==> flow/design.v <==
module pe_fc(
		input clk,
		input rst_n,
		input signed [7:0] data_i,
		input signed [7:0] weight_i,
		input signed [15:0] bias_i,
		input en,
		input bias_en,
		input flush,
		output reg signed [31:0] data_o
);
reg signed [15:0] mul;
reg signed [15:0] add;    
always @(posedge clk or negedge rst_n) begin
	if (!rst_n)
		mul <= 0;
	else 
		mul <= data_i * weight_i;
end
always @(*) begin
	if (en)
		add = mul;
	else if (bias_en)
		add = bias_i;
	else
		add = 0;
end
always @(posedge clk or negedge rst_n) begin
	if (!rst_n)
		data_o <= 0;
	else if (flush)
		data_o <= mul;
	else 
		data_o <= data_o + add;
end
endmodule
module fc_top(
	input wire clk,
	input wire rst_n,
	input wire valid_i,
	input wire [9*8-1:0] data_in,
	input wire [9*8-1:0] weight1,
	input wire [9*8-1:0] weight2,
	input wire [31:0] bias,
	output reg valid_o,
	output reg [7:0] data1_o,
	output reg [7:0] data2_o
);
parameter M0 = 4'd11;  
parameter n = 15;  
reg [9*8-1:0] weight1_inst;
reg [9*8-1:0] weight2_inst;
reg [32-1:0]  bias_inst;
wire signed [7:0] input_div [8:0];
wire signed [7:0] weight1_div [8:0];
wire signed [7:0] weight2_div [8:0];
wire signed [15:0] bias1;
wire signed [15:0] bias2;
reg       fc_en;
reg [3:0] cnt;
reg [5:0] num_cnt;
reg pe_en;
reg bias_en;
reg flush;
reg signed [7:0] pe_data;
reg signed [7:0] pe_weight1;
reg signed [7:0] pe_weight2;
wire signed [31:0] data_o_1,data_o_2;
reg signed [35:0] data_big_1, data_big_2;
genvar input_allo;
generate for (input_allo=0; input_allo<9; input_allo=input_allo+1)
	begin: INPUT_ALLOCATION
		assign input_div[input_allo] = data_in[(input_allo+1)*8 -1-:8];	
	end
endgenerate
genvar weight_allo;
generate for (weight_allo=0; weight_allo<9; weight_allo=weight_allo+1)
	begin: WEIGHT_ALLOCATION
		assign weight1_div[weight_allo] = weight1_inst[(weight_allo+1)*8 -1-:8];	
		assign weight2_div[weight_allo] = weight2_inst[(weight_allo+1)*8 -1-:8];	
	end
endgenerate
assign bias1 = bias_inst[15:0];
assign bias2 = bias_inst[31:16];
always @(posedge clk or negedge rst_n) begin
	if (!rst_n)
		weight1_inst <= 0;
	else if (valid_i)
		weight1_inst <= weight1;
end
always @(posedge clk or negedge rst_n) begin
	if (!rst_n)
		weight2_inst <= 0;
	else if (valid_i)
		weight2_inst <= weight2;
end
always @(posedge clk or negedge rst_n) begin
	if (!rst_n)
		bias_inst <= 0;
	else if (valid_i)
		bias_inst <= bias;
end
always @(posedge clk or negedge rst_n) begin
	if (!rst_n)
		fc_en <= 1'b0;
	else if (valid_i)
		fc_en <= 1'b1;
	else if (cnt == 4'd11)
		fc_en <= 1'b0;
end
always @(posedge clk or negedge rst_n) begin
	if (!rst_n)
		cnt <= 0;
	else if (cnt == 4'd12)
		cnt <= 0;
	else if (valid_i | fc_en)
		cnt <= cnt + 1'b1;
end
always @(posedge clk or negedge rst_n) begin
	if (!rst_n)
		num_cnt <= 0;
	else if (num_cnt == 6'd32 && valid_i)
		num_cnt <= 6'd1;
	else if (valid_i)
		num_cnt <= num_cnt + 1'b1;
end
always @(posedge clk or negedge rst_n) begin
	if (!rst_n)
		pe_en <= 1'b0;
	else if ((cnt>= 5'd1) && (cnt<= 5'd9))
		pe_en <= 1'b1;
	else 
		pe_en <= 1'b0;
end
always @(posedge clk or negedge rst_n) begin
	if (!rst_n)
		bias_en <= 1'b0;
	else if ((cnt== 5'd10) && (num_cnt == 6'd1))
		bias_en <= 1'b1;
	else 
		bias_en <= 1'b0;
end
always @(posedge clk or negedge rst_n) begin
	if (!rst_n)
		flush <= 1'b0;
	else if ((cnt== 5'd1) && (num_cnt == 6'd1))
		flush <= 1'b1;
	else 
		flush <= 1'b0;
end
always @(*) begin
	if ((cnt>= 5'd1) && (cnt<= 5'd9))
		pe_data = input_div[cnt-1];
	else
		pe_data = 0;
end
always @(*) begin
	if ((cnt>= 5'd1) && (cnt<= 5'd9))
		pe_weight1 = weight1_div[cnt-1];
	else
		pe_weight1 = 0;
end
always @(*) begin
	if ((cnt>= 5'd1) && (cnt<= 5'd9))
		pe_weight2 = weight2_div[cnt-1];
	else
		pe_weight2 = 0;
end
pe_fc u_pe_fc1(
	.clk(clk),
	.rst_n(rst_n),
	.data_i(pe_data),
	.weight_i(pe_weight1),
	.bias_i(bias1),
	.en(pe_en),
	.bias_en(bias_en),
	.flush(flush),
	.data_o(data_o_1)
);
pe_fc u_pe_fc2(
	.clk(clk),
	.rst_n(rst_n),
	.data_i(pe_data),
	.weight_i(pe_weight2),
	.bias_i(bias2),
	.en(pe_en),
	.bias_en(bias_en),
	.flush(flush),
	.data_o(data_o_2)
);
always @(posedge clk or negedge rst_n) begin
	if (!rst_n)
		data_big_1 <= 0;
	else
		data_big_1 <= data_o_1 * $signed({1'b0, M0});
end
always @(posedge clk or negedge rst_n) begin
	if (!rst_n)
		data_big_2 <= 0;
	else
		data_big_2 <= data_o_2 * $signed({1'b0, M0});
end
always@(posedge clk or negedge rst_n) begin  
	if(!rst_n)
		data1_o <= 0;
	else if((cnt== 5'd12) && (num_cnt == 6'd32)) begin
		if (data_big_1[35])
			data1_o <= (&data_big_1[35:22])?data_big_1[22:15]:8'h80;
		else 
			data1_o <= data_big_1[35:22]?8'h7f:data_big_1[22:15];
	end
end
always@(posedge clk or negedge rst_n) begin  
	if(!rst_n)
		data2_o <= 0;
	else if((cnt== 5'd12) && (num_cnt == 6'd32)) begin
		if (data_big_2[35])
			data2_o <= (&data_big_2[35:22])?data_big_2[22:15]:8'h80;
		else 
			data2_o <= data_big_2[35:22]?8'h7f:data_big_2[22:15];
	end
end
always@(posedge clk or negedge rst_n) begin
	if(!rst_n)
		valid_o <= 1'b0;
	else if (valid_o)
		valid_o <= 1'b0;
	else if ((cnt== 5'd12) && (num_cnt == 6'd32))
		valid_o <= 1'b1;
end
endmodule 
From RTL to reports: fc_top
The steps from the RTL of fc_top to its reports follow in flow order. Lines are those of the file above, counted from 1. Operators carry their Yosys type and port widths (W data, S select, Z words). The mark -- stands for no value.

Top module: fc_top. Clock port: clk. Cell library: sky130hd. Corner: tt_025C_1v80.

Elaborated design
Yosys after proc, flatten, opt, wreduce and memory -nomap, before mapping. Print and check cells are not counted. Equal cells are merged and count once.

Under register bits stands 375. The figure for output and inout port bits is 17. Under word-level cells stands 86.

For $add $sub $neg the number is 5. Under multipliers stands 4. The figure for order comparisons is 2. Equality and inequality tests: 14. Muxes and demuxes: 29. The figure for bitwise operators is 1. Under reduce/logical cells stands 13.

Operators by type and width (number): $mul A32 B5 Y36 const B (2); $mul A8 B8 Y16 (2); $pmux W8 S9 (3); $mux W8 (9); $add A32 B16 Y32 (2); $mux W32 (2); $mux W16 (4); $reduce_and A14 Y1 (2); $reduce_bool A14 Y1 (2); $eq A4 B3 Y1 const B (4); $eq A4 B4 Y1 const B (4); $mux W6 (2); $eq A4 B1 Y1 const B (2); $eq A4 B2 Y1 const B (2); $mux W4 (2); $mux W1 (7); $reduce_bool A2 Y1 (3); $add A6 B1 Y6 const B (1); $eq A6 B1 Y1 const B (1); $eq A6 B6 Y1 const B (1); $logic_and A1 B1 Y1 (5); $add A4 B1 Y4 const B (1); $sub A4 B1 Y4 const B (1); $ge A4 B1 Y1 const B (1); $le A4 B4 Y1 const B (1); $logic_not A4 Y1 (1); $or A1 B1 Y1 (1).

Depth
Longest topological path by Yosys (ltp), each cell counted once; first at word level (registers and memories cut), then after technology mapping (sequential cells cut; the memories' decode and read muxes count).

Under depth after elaboration stands 5. ABC_AREA: 0. For depth in mapped cells the number is 30. Depth with buffers taken out: 27.

After synthesis
Yosys stat after the flow's synthesis: flattened, memories mapped to cells. It holds for the ABC_AREA given above (unset counts as 0); a run with the other value may have another netlist. The area totals of this step are shown rounded.

Under mapped cells stands 2922. For chip area (Yosys) the number is 28100 um^2. The figure for mapped flip-flops is 345. Buffers: 114.

Cells by type: sky130_fd_sc_hd__dfrtp_1 (number 345, area in all 8633.28 um^2); sky130_fd_sc_hd__fa_1 (number 169, area in all 3.38E+03 um^2); sky130_fd_sc_hd__ha_1 (number 258, area in all 3.23E+03 um^2); sky130_fd_sc_hd__mux2_2 (number 187, area in all 2105.77 um^2); sky130_fd_sc_hd__inv_1 (number 487, area in all 1.83E+03 um^2); sky130_fd_sc_hd__xnor2_1 (number 95, area in all 832.048 um^2); sky130_fd_sc_hd__o21ai_0 (number 153, area in all 765.734 um^2); sky130_fd_sc_hd__a21oi_1 (number 126, area in all 630.605 um^2); sky130_fd_sc_hd__nand2_1 (number 150, area in all 563.04 um^2); sky130_fd_sc_hd__nor2_1 (number 143, area in all 536.765 um^2); sky130_fd_sc_hd__a21o_1 (number 61, area in all 457.939 um^2); sky130_fd_sc_hd__a22o_1 (number 49, area in all 429.162 um^2); sky130_fd_sc_hd__xor2_1 (number 37, area in all 324.061 um^2); sky130_fd_sc_hd__a22oi_1 (number 40, area in all 300.288 um^2); sky130_fd_sc_hd__clkbuf_1 (number 74, area in all 277.766 um^2); sky130_fd_sc_hd__nand3_1 (number 51, area in all 255.245 um^2); sky130_fd_sc_hd__a222oi_1 (number 24, area in all 240.23 um^2); sky130_fd_sc_hd__nand4_1 (number 35, area in all 218.96 um^2).

Other cell types: 59; their cells: 438. The figures by module come from a second, unflattened synthesis with its own total; it is not the netlist above.

For cell total of the unflattened synthesis the number is 2831. Area (unflattened synthesis): 27800 um^2.

Each row is one instance without its submodules.

Modules: fc_top (times used 1, cells 1553, area 16200 um^2, seq. area 6230 um^2); pe_fc (times used 2, cells 639, area 5760 um^2, seq. area 1200 um^2).

Path before layout
OpenSTA on the mapped netlist: ideal clock, no wires. The path of least setup slack (recovery checks aside). Input and output delay are each 20% of the period. Register names are those of the netlist, which keeps one name where synthesis merged equal registers.

Path kind: input to register. Start point: in data_in[39]. End point: reg u_pe_fc1.mul[14]. Under period stands 8.0 ns. Input delay: 1.600 ns. For library setup time the number is 0.116 ns. For launch time at the first pin the number is 1.600 ns. Under data arrival time stands 6.485 ns. The figure for data required time is 7.884 ns. Under setup slack stands 1.400 ns. Under delay of the path stands 5.001 ns. Stages on the path: 23. The entry for path buffers reads 1. Period reached after synthesis: 6.6 ns.

"delay of the path" = arrival - input delay + setup time. "stages on the path" counts driving pins, that of a launching flip-flop among them; a cell with two outputs on the path counts twice. "period reached after synthesis" = period - worst setup slack (recovery checks aside). The figure is calculated, with input and output delays left at 20% of the set period. Between the ends stands the longest chain of elaborated cells between them, by number of cells; it is not shown to be the way that was timed. Of several equally long chains one is given. Each line given opens the expression or statement behind the cell; cells for indexed reads and writes are added by Yosys, which also makes memories of some case tables.

Path through: sky130_fd_sc_hd__a222oi_1 > sky130_fd_sc_hd__nand2_1 > sky130_fd_sc_hd__a32oi_1 > sky130_fd_sc_hd__nand4_1 > sky130_fd_sc_hd__nand2_1 > sky130_fd_sc_hd__clkbuf_1 > sky130_fd_sc_hd__nor2_1 > sky130_fd_sc_hd__fa_1 > sky130_fd_sc_hd__inv_1 > sky130_fd_sc_hd__fa_1 > sky130_fd_sc_hd__inv_1 > sky130_fd_sc_hd__fa_1 > sky130_fd_sc_hd__inv_1 > sky130_fd_sc_hd__fa_1 > sky130_fd_sc_hd__inv_1 > sky130_fd_sc_hd__ha_1 > sky130_fd_sc_hd__o21ai_0 > sky130_fd_sc_hd__a21boi_0 > sky130_fd_sc_hd__o21ai_0 > sky130_fd_sc_hd__a21boi_0 > sky130_fd_sc_hd__o21ai_0 > sky130_fd_sc_hd__nor2b_1 > sky130_fd_sc_hd__o311ai_0. The entry for cells in the longest elaborated chain reads 3.

RTL lines, path post-synthesis: start, declared (RTL line 41) `input wire [9*8-1:0] data_in,`; $pmux W8 S9 (RTL line 153) `pe_data = input_div[cnt-1];`; $mux W8 (RTL line 152) `if ((cnt>= 5'd1) && (cnt<= 5'd9))`; $mul A8 B8 Y16 (RTL line 18) `mul <= data_i * weight_i;`; end, assigned (RTL line 16) `mul <= 0;`; end, assigned (RTL line 18); end, declared (RTL line 12) `reg signed [15:0] mul;`.

Timing after layout
From the final timing report of run A: the path of least setup slack in the routed layout; clock arrival at registers is part of the times.

Path kind: register to register. Start point: reg cnt[0]. End point: reg u_pe_fc2.mul[15]. Under period stands 6.26 ns. For library setup time the number is 0.12 ns. For launch time at the first pin the number is 0.58 ns. Under data arrival time stands 6.60 ns. The figure for data required time is 6.71 ns. Under setup slack stands 0.11 ns. Stages on the path: 28. The entry for path buffers reads 5.

Between the ends stands the longest chain of elaborated cells between them, by number of cells; it is not shown to be the way that was timed. Of several equally long chains one is given. At most two assigning lines are given for a register; there are more.

Path through: sky130_fd_sc_hd__dfrtp_1 > sky130_fd_sc_hd__inv_2 > sky130_fd_sc_hd__ha_4 > sky130_fd_sc_hd__nor3b_4 > sky130_fd_sc_hd__a41oi_4 > sky130_fd_sc_hd__nor2_2 > sky130_fd_sc_hd__buf_12 > sky130_fd_sc_hd__buf_4 > sky130_fd_sc_hd__a22oi_1 > sky130_fd_sc_hd__nand4_1 > sky130_fd_sc_hd__buf_12 > sky130_fd_sc_hd__nand2_1 > sky130_fd_sc_hd__buf_4 > sky130_fd_sc_hd__buf_4 > sky130_fd_sc_hd__or2_2 > sky130_fd_sc_hd__fa_1 > sky130_fd_sc_hd__inv_1 > sky130_fd_sc_hd__fa_1 > sky130_fd_sc_hd__fa_1 > sky130_fd_sc_hd__inv_1 > sky130_fd_sc_hd__fa_1 > sky130_fd_sc_hd__inv_1 > sky130_fd_sc_hd__ha_1 > sky130_fd_sc_hd__or2_2 > sky130_fd_sc_hd__o311a_1 > sky130_fd_sc_hd__nor2_1 > sky130_fd_sc_hd__a21oi_1 > sky130_fd_sc_hd__xnor2_1. The entry for cells in the longest elaborated chain reads 5.

RTL lines, path post-layout: start, declared (RTL line 60) `reg [3:0] cnt;`; start, assigned (RTL line 113) `cnt <= 0;`; start, assigned (RTL line 117) `cnt <= cnt + 1'b1;`; $sub A4 B1 Y4 (RTL line 153) `pe_data = input_div[cnt-1];`; $eq A4 B4 Y1 (RTL line 153); $pmux W8 S9 (RTL line 153); $mux W8 (RTL line 152) `if ((cnt>= 5'd1) && (cnt<= 5'd9))`; $mul A8 B8 Y16 (RTL line 18) `mul <= data_i * weight_i;`; end, assigned (RTL line 16) `mul <= 0;`; end, assigned (RTL line 18); end, declared (RTL line 12) `reg signed [15:0] mul;`.

Record of 4 stored runs of the RTL-to-layout flow on fc_top, platform sky130hd. The runs are unordered. Constraints: input delay and output delay 20% of the set period each, output load 0.01 pF. "period reached": clock period set for the run, less the worst setup slack. It is reckoned from that one timing run; input and output delays stay at 20% of the period that was set. "time on the worst setup path": the worst setup path's part of the clock period (all of it between registers, 20% less for each end at a port) less its slack. A launch clock that arrives late makes it longer, a capture clock that arrives late makes it shorter. Results are given in rounded form.

Run A has these settings: CORE_ASPECT_RATIO 1.03; CORE_MARGIN 10; CORE_UTILIZATION 34; GPL_ROUTABILITY_DRIVEN 0; GPL_TIMING_DRIVEN 1; MAX_ROUTING_LAYER met5; PLACE_DENSITY_LB_ADDON 0.22; SETUP_SLACK_MARGIN -0.12; SLEW_MARGIN 35; period_ns 6.26; CAP_MARGIN 20. The area of the synthesized netlist comes to 28100 um^2. The total die area reads 94600 um^2. The standard-cell area after routing comes to 35400 um^2. The setup slack of the critical path stands at 0.112 ns. The worst-case hold slack is 0.417 ns. For the period reached the run shows 6.148 ns. For the time on the worst setup path the run shows 6.15 ns. Type of the worst setup path: register to register.

Run B has these settings: CAP_MARGIN 5; CORE_MARGIN 3; CTS_CLUSTER_DIAMETER 252; GPL_ROUTABILITY_DRIVEN 0; PLACE_DENSITY_LB_ADDON 0.08; period_ns 8.2; CORE_UTILIZATION 40; SLEW_MARGIN 20. The area of the synthesized netlist comes to 28100 um^2. The total die area reads 73500 um^2. The standard-cell area after routing comes to 33300 um^2. The setup slack of the critical path stands at 0.576 ns. The worst-case hold slack is 0.420 ns. For the period reached the run shows 7.624 ns. For the time on the worst setup path the run shows 7.62 ns. Type of the worst setup path: register to register.

Run C has these settings: CORE_UTILIZATION 40; PLACE_DENSITY 0.6; period_ns 7.57; CAP_MARGIN 20; CORE_MARGIN 2; SLEW_MARGIN 20. The area of the synthesized netlist comes to 28100 um^2. The total die area reads 72400 um^2. The standard-cell area after routing comes to 33400 um^2. The setup slack of the critical path stands at 0.500 ns. The worst-case hold slack is 0.426 ns. For the period reached the run shows 7.070 ns. For the time on the worst setup path the run shows 7.07 ns. Type of the worst setup path: register to register.

Run D has these settings: CAP_MARGIN 5; CELL_PAD_IN_SITES_GLOBAL_PLACEMENT 3; CORE_ASPECT_RATIO 0.52; CORE_MARGIN 9; CORE_UTILIZATION 41; CTS_CLUSTER_DIAMETER 121; CTS_CLUSTER_SIZE 65; GPL_ROUTABILITY_DRIVEN 0; MIN_ROUTING_LAYER met1; PLACE_DENSITY 0.6; SLEW_MARGIN 15; period_ns 8.0. The area of the synthesized netlist comes to 28100 um^2. The total die area reads 78800 um^2. The standard-cell area after routing comes to 32400 um^2. The setup slack of the critical path stands at 0.704 ns. The worst-case hold slack is 0.441 ns. For the period reached the run shows 7.296 ns. For the time on the worst setup path the run shows 7.30 ns. Type of the worst setup path: register to register.
